==> flow/design.v <==
`timescale 1ns/1ns
 `timescale 1ns/1ns
module signed_shifter (input wire [4-1:0] i,
                       input wire signed [16:0] D,
                       output reg signed [16:0] Q);
always @ *
begin
Q = D >>> i;  
end
endmodule
 `timescale 1ns/1ns
module rotator (
    input wire clk,
    input wire rst,
    input wire signed  [16:0]    x_i,
    input wire signed  [16:0]    y_i,
    output wire signed [16:0]    x_o,
    output wire signed [16:0]    y_o
    );
    parameter integer iteration             = 0;  
    parameter signed [16:0] tangle = 0;  
    reg signed [16:0] x_1;
    reg signed [16:0] y_1;
    wire signed [16:0] x_i_shifted;
    wire signed [16:0] y_i_shifted;
    signed_shifter x_shifter(iteration,x_i,x_i_shifted);
    signed_shifter y_shifter(iteration,y_i,y_i_shifted);
    always @ (posedge clk)
        if (rst) begin
            x_1 <= 0;
            y_1 <= 0;
            end else begin
            if (y_i > 0) begin   
                x_1 <= x_i + y_i_shifted;  
                y_1 <= y_i - x_i_shifted;  
                end else begin
                x_1 <= x_i - y_i_shifted;  
                y_1 <= y_i + x_i_shifted;  
            end
        end
        assign x_o = x_1;
        assign y_o = y_1;
endmodule
 `timescale 1ns/1ns
module cordic (
    input wire clk,
    input wire rst,
    input wire                        valid_i,
    input wire signed [16:0]    x_i,
    input wire signed [16:0]    y_i,
    output wire                        valid_o,
    output wire signed [16:0]    x_o,
    output wire signed [16:0]    y_o
    );
    function [16:0] tanangle;
        input [3:0] i;
        begin
            case (i)
                4'b0000: tanangle = 17'd25735;     
                4'b0001: tanangle = 17'd15192;     
                4'b0010: tanangle = 17'd8027;      
                4'b0011: tanangle = 17'd4075;      
                4'b0100: tanangle = 17'd2045;      
                4'b0101: tanangle = 17'd1024;      
                4'b0110: tanangle = 17'd512;       
                4'b0111: tanangle = 17'd256;       
                4'b1000: tanangle = 17'd128;       
                4'b1001: tanangle = 17'd64;        
                4'b1010: tanangle = 17'd32;        
                4'b1011: tanangle = 17'd16;        
                4'b1100: tanangle = 17'd8;         
                4'b1101: tanangle = 17'd4;         
                4'b1110: tanangle = 17'd2;         
                4'b1111: tanangle = 17'd1;         
            endcase
        end
    endfunction
    wire signed [16:0] x [16-1:0];
    wire signed [16:0] y [16-1:0];
    assign x[0]    = x_i < 0  ? -x_i 
                                : x_i;
    assign y[0]    = y_i < 0  ? -y_i
                                : y_i;
    assign x_o     = x[16-1];
    assign y_o     = y[16-1];
    reg [16-2:0] valid_pipe;
    always @ (posedge clk)
        if (rst)
            valid_pipe <= 0;
        else
            valid_pipe <= {valid_pipe[16-3:0], valid_i};
    assign valid_o = valid_pipe[16-2];
    genvar i;
    generate
    for(i = 0;i<16-1;i = i+1)
    begin
        rotator #(.iteration(i), .tangle(tanangle(i))) U (clk,rst,x[i],y[i],x[i+1],y[i+1]);
    end
    endgenerate
endmodule
## Tool chain data of cordic

What the tools print for cordic, step after step.
Lines are those of the file above, counted from 1.
Operators carry their Yosys type and port widths (W data, S select, Z words).
Library cell names are shortened.
A cell with - has no value.

| inputs | value |
|---|---|
| top module | cordic |
| clock input | clk |
| library | sky130hd |
| corner | tt_025C_1v80 |

## After elaboration

Counts by Yosys on the flattened word-level netlist (proc, flatten, opt, wreduce). Print and check cells are left out. Cells with the same type and inputs are merged into one.

| bit counts | value |
|---|---|
| register bits | 525 |
| input port bits | 37 |
| output and inout bits | 35 |
| word-level cells | 141 |

| operators by class | value |
|---|---|
| $add $sub $neg | 61 |
| order comparisons | 17 |
| mux-type cells | 32 |

Operators with widths:

| kind | count |
|---|---|
| $mux W17 | 32 |
| $gt A17 B1 Y1 const B | 15 |
| $lt A17 B1 Y1 const B | 2 |
| $add A17 B10 Y17 | 2 |
| $sub A17 B10 Y17 | 2 |
| $add A17 B11 Y17 | 2 |
| $sub A17 B11 Y17 | 2 |
| $add A17 B12 Y17 | 2 |
| $sub A17 B12 Y17 | 2 |
| $add A17 B13 Y17 | 2 |
| $sub A17 B13 Y17 | 2 |
| $add A17 B14 Y17 | 2 |
| $sub A17 B14 Y17 | 2 |
| $add A17 B15 Y17 | 2 |
| $sub A17 B15 Y17 | 2 |
| $add A17 B16 Y17 | 2 |
| $sub A17 B16 Y17 | 2 |
| $sub A17 B17 Y17 | 2 |
| $add A17 B3 Y17 | 2 |
| $sub A17 B3 Y17 | 2 |
| $add A17 B4 Y17 | 2 |
| $sub A17 B4 Y17 | 2 |
| $add A17 B5 Y17 | 2 |
| $sub A17 B5 Y17 | 2 |
| $add A17 B6 Y17 | 2 |
| $sub A17 B6 Y17 | 2 |
| $add A17 B7 Y17 | 2 |
| $sub A17 B7 Y17 | 2 |

Not listed: further kinds 6, cells in them 11.

## Logic depth

Yosys ltp: most cells in a row. Word level: on the elaborated netlist, between registers, memories and ports. Mapped: between sequential cells and ports; inverters and the memories' decode and read muxes count.

| logic depth | value |
|---|---|
| depth after elaboration | 4 |
| ABC_AREA | 0 |
| depth in mapped cells | 22 |
| mapped depth without buffers | 21 |

## After synthesis

Yosys stat after the flow's synthesis: flattened, memories mapped to cells. It holds for the ABC_AREA given above (unset counts as 0); a run with the other value may have another netlist.

| mapped netlist | value |
|---|---|
| cells in the netlist | 5291 |
| mapped area | 41622.4 um^2 |
| area of sequential cells | 10490.1 um^2 |
| flip-flops | 524 |
| buffers | 136 |

Cells by type:

| type | count | total area (um^2) |
|---|---|---|
| dfxtp_1 | 524 | 1.05E+04 |
| ha_1 | 560 | 7006.72 |
| xnor2_1 | 331 | 2899.03 |
| nor2_1 | 706 | 2.65E+03 |
| a21oi_1 | 380 | 1.9E+03 |
| xor2_1 | 208 | 1.82E+03 |
| inv_1 | 375 | 1407.6 |
| o21ai_0 | 261 | 1.31E+03 |
| nand2_1 | 339 | 1272.47 |
| nor3_1 | 211 | 1.06E+03 |
| a21o_1 | 115 | 863.328 |
| nor2b_1 | 131 | 819.536 |
| fa_1 | 31 | 620.595 |
| nand3_1 | 113 | 565.542 |
| o31ai_1 | 66 | 495.475 |
| nand2b_1 | 69 | 431.664 |
| clkbuf_1 | 110 | 412.896 |
| nor4_1 | 62 | 387.872 |

Other cell types: 55; their cells: 699.
By module: a second synthesis without flattening, with its own total; a netlist apart from the flattened one above.

| second synthesis, totals | value |
|---|---|
| cell total of the unflattened synthesis | 8881 |
| area total of the unflattened synthesis | 75506.2 um^2 |

Each row is one instance without its submodules.

By module:

| module | instances | cells | area (um^2) | sequential area (um^2) |
|---|---|---|---|---|
| signed_shifter | 30 | 102 | 948.4 | 0.0 |
| rotator | 1 | 404 | 3181.8 | 680.7 |
| rotator | 1 | 399 | 3159.3 | 680.7 |
| rotator | 1 | 380 | 3083.0 | 680.7 |
| rotator | 1 | 380 | 3083.0 | 680.7 |
| rotator | 1 | 380 | 3083.0 | 680.7 |
| rotator | 1 | 380 | 3083.0 | 680.7 |
| rotator | 1 | 380 | 3083.0 | 680.7 |
| rotator | 1 | 380 | 3083.0 | 680.7 |
| rotator | 1 | 380 | 3083.0 | 680.7 |
| rotator | 1 | 380 | 3083.0 | 680.7 |
| rotator | 1 | 379 | 3079.2 | 680.7 |
| rotator | 1 | 370 | 2976.6 | 680.7 |
| rotator | 1 | 370 | 2976.6 | 680.7 |

Further modules, not shown: 3.

## Path before layout

Source: OpenSTA report_checks on the synthesized netlist (no wires, ideal clock, input and output delay 20% of the period each), path of least setup slack; recovery checks are left aside. Register names are those of the netlist, which keeps one name where synthesis merged equal registers.

| timing path after synthesis | value |
|---|---|
| path type | reg2reg |
| start | register genblk1[1].U.y_1[2] |
| end | register genblk1[2].U.x_1[16] |
| clock period | 4.6 ns |
| setup time | 0.070 ns |
| arrival time | 4.746 ns |
| required time | 4.530 ns |
| slack | -0.216 ns |
| delay of the path | 4.816 ns |
| driving pins on the path | 22 |
| buffers on the path | 1 |
| period reached after synthesis | 4.816 ns |

"delay of the path" is the arrival time less input delay plus setup time.
"driving pins on the path" counts driving pins, that of a launching flip-flop among them; a cell with two outputs on the path counts twice.
"period reached after synthesis" is the clock period less the worst setup slack; recovery checks do not enter. This is arithmetic on one report: input and output delays are still those of the set period (20% each).
Between the ends stands the longest chain of elaborated cells between them, by number of cells; it is not shown to be the way that was timed. Of several equally long chains one is given.
Each line given opens the expression or statement behind the cell; cells for indexed reads and writes are added by Yosys, which also makes memories of some case tables.
A register here has more assigning lines than the two given.

| between the ends, after synthesis | value |
|---|---|
| cells stage by stage | dfxtp_1 > inv_1 > ha_1 > or4b_2 > nor4b_1 > nand2_1 > or3_1 > nand2b_1 > buf_1 > nor2_1 > xnor2_1 > ha_1 > nor2b_1 > o21ai_0 > a21boi_0 > o21ai_0 > a21oi_1 > a41oi_1 > a211oi_1 > o31a_1 > or3_1 > a21oi_1 |
| length of the longest elaborated chain | 2 |
| elaborated cells on any way between the ends | 4 |
| source lines of those cells | 3 |

RTL lines, path after synthesis:

| what | line | source |
|---|---|---|
| start: declaration | 23 | `reg signed [16:0] y_1;` |
| start: assignment | 35 | `y_1 <= y_i - x_i_shifted;` |
| start: assignment | 38 | `y_1 <= y_i + x_i_shifted;` |
| $sub A17 B15 Y17 | 37 | `x_1 <= x_i - y_i_shifted;` |
| $mux W17 | 33 | `if (y_i > 0) begin` |
| end: assignment | 34 | `x_1 <= x_i + y_i_shifted;` |
| end: assignment | 37 |  |
| end: declaration | 22 | `reg signed [16:0] x_1;` |

## Timing after layout

Path of least setup slack in the final report of run 1 (OpenROAD, finished layout, wires in). Where an end is a register, its clock arrival counts in the times.

| timing path post-layout | value |
|---|---|
| path type | in2reg |
| start | input y_i[3] |
| end | register genblk1[0].U.x_1[16] |
| clock period | 7.9 ns |
| external input delay | 1.58 ns |
| setup time | 0.13 ns |
| arrival time | 6.49 ns |
| required time | 8.40 ns |
| slack | 1.91 ns |
| driving pins on the path | 18 |
| buffers on the path | 2 |

Between the ends stands the longest chain of elaborated cells between them, by number of cells; it is not shown to be the way that was timed. Of several equally long chains one is given.
A register here has more assigning lines than the two given.

| between the ends, post-layout | value |
|---|---|
| cells stage by stage | clkdlybuf4s50_1 > or4_4 > or4_4 > o31a_1 > xor2_2 > inv_1 > ha_1 > clkbuf_1 > a21oi_1 > o21ai_0 > a21oi_1 > o21ai_0 > nor2b_1 > a211oi_1 > o21ai_0 > mux2i_1 > xnor2_1 > nor2_1 |
| length of the longest elaborated chain | 4 |
| elaborated cells on any way between the ends | 7 |

RTL lines, path post-layout:

| what | line | source |
|---|---|---|
| start: declaration | 50 | `input wire signed [16:0]    y_i,` |
| $lt A17 B1 Y1 | 82 | `assign y[0]    = y_i < 0  ? -y_i` |
| $mux W17 | 82 |  |
| $sub A17 B17 Y17 | 37 | `x_1 <= x_i - y_i_shifted;` |
| $mux W17 | 33 | `if (y_i > 0) begin` |
| end: assignment | 34 | `x_1 <= x_i + y_i_shifted;` |
| end: assignment | 37 |  |
| end: declaration | 22 | `reg signed [16:0] x_1;` |

Subject: flow runs of cordic

Hi,

Top module cordic; platform sky130hd; tools Yosys and OpenROAD; 7 stored runs in no particular order. Input and output delays are each 20% of the period that was set; the output load is 0.01 pF.
"clock period reached" is the run's clock period less its worst setup slack. It is reckoned from that one timing run; input and output delays stay at 20% of the period that was set.
"allowed time less slack (worst setup path)" means the part of the period allowed to the worst setup path (the constraints hold back 20% at inputs and 20% at outputs) less its slack; where the path has registers, the arrival times of their clocks count too.
A setting shown as . is not set for that run.
Among the results, . means that no value is shown for the run.

| run name | CORE_UTILIZATION | CTS_CLUSTER_DIAMETER | CTS_CLUSTER_SIZE | GPL_TIMING_DRIVEN | MAX_ROUTING_LAYER | MIN_ROUTING_LAYER | PLACE_DENSITY_LB_ADDON | SETUP_SLACK_MARGIN | period_ns | CAP_MARGIN | CORE_MARGIN | SLEW_MARGIN | CELL_PAD_IN_SITES_GLOBAL_PLACEMENT | CORE_ASPECT_RATIO | GPL_ROUTABILITY_DRIVEN | TNS_END_PERCENT | PLACE_DENSITY | ABC_AREA | CELL_PAD_IN_SITES_DETAIL_PLACEMENT | HOLD_SLACK_MARGIN | worst slack on setup checks (ns) | allowed time less slack (worst setup path) (ns) | type of the worst setup path | worst hold slack after layout (ns) | total negative slack (ns) | post-synthesis cell area (um^2) | die footprint (um^2) | post-layout utilization | standard-cell area after layout (um^2) | clock period reached (ns) |
|---|---|---|---|---|---|---|---|---|---|---|---|---|---|---|---|---|---|---|---|---|---|---|---|---|---|---|---|---|---|---|
| run 1 | 21 | 123 | 69 | 0 | met4 | met1 | 0.01 | 1.57 | 7.9 | 20 | 2 | 20 | . | . | . | . | . | . | . | . | 1.910 | 4.41 | in2reg | 0.443 | 0.000 | 41622.4 | 201781.0 | 0.241 | 47480.5 | 5.990 |
| run 2 | 53 | 46 | . | 1 | met4 | met2 | 0.04 | 0.47 | 3.09 | 40 | 2 | 20 | 2 | 0.8 | 0 | 35 | . | . | . | . | . | . | . | . | . | . | . | . | . | . |
| run 3 | 17 | 46 | . | 1 | met5 | met2 | . | . | 3.09 | 40 | 8 | 35 | 2 | 0.59 | 0 | 35 | 0.82 | . | . | . | -1.236 | 4.33 | reg2reg | 0.423 | -187.414 | 41622.4 | 261481.0 | 0.284 | 69022.4 | 4.326 |
| run 4 | 40 | 368 | 17 | . | met5 | met2 | . | 0.09 | 2.79 | 30 | 8 | 20 | 3 | 1.6 | 0 | 60 | . | 1 | 2 | 0.07 | . | . | . | . | . | . | . | . | . | . |
| run 5 | 40 | . | . | . | . | . | . | 0.98 | 4.47 | 20 | 2 | 20 | . | . | . | . | . | . | . | . | 0.285 | 4.18 | reg2reg | 0.436 | 0.000 | 41622.4 | 106651.0 | 0.527 | 54433.5 | 4.185 |
| run 6 | 53 | 46 | . | 1 | met5 | met1 | 0.04 | 0.33 | 3.09 | 40 | 8 | 20 | 2 | 0.59 | 0 | 35 | . | . | . | . | . | . | . | . | . | . | . | . | . | . |
| run 7 | 60 | 380 | . | 0 | . | . | 0.11 | . | 7.26 | 30 | 2 | 20 | . | . | 1 | . | . | . | . | . | 1.269 | 5.99 | reg2reg | 0.434 | 0.000 | 41622.4 | 71494.7 | 0.665 | 45606.2 | 5.991 |

Run 2: no results, placement failed with FLW-0024
Run 4: no results, placement failed with DPL-0033
Run 6: no results, placement failed with FLW-0024

Regards
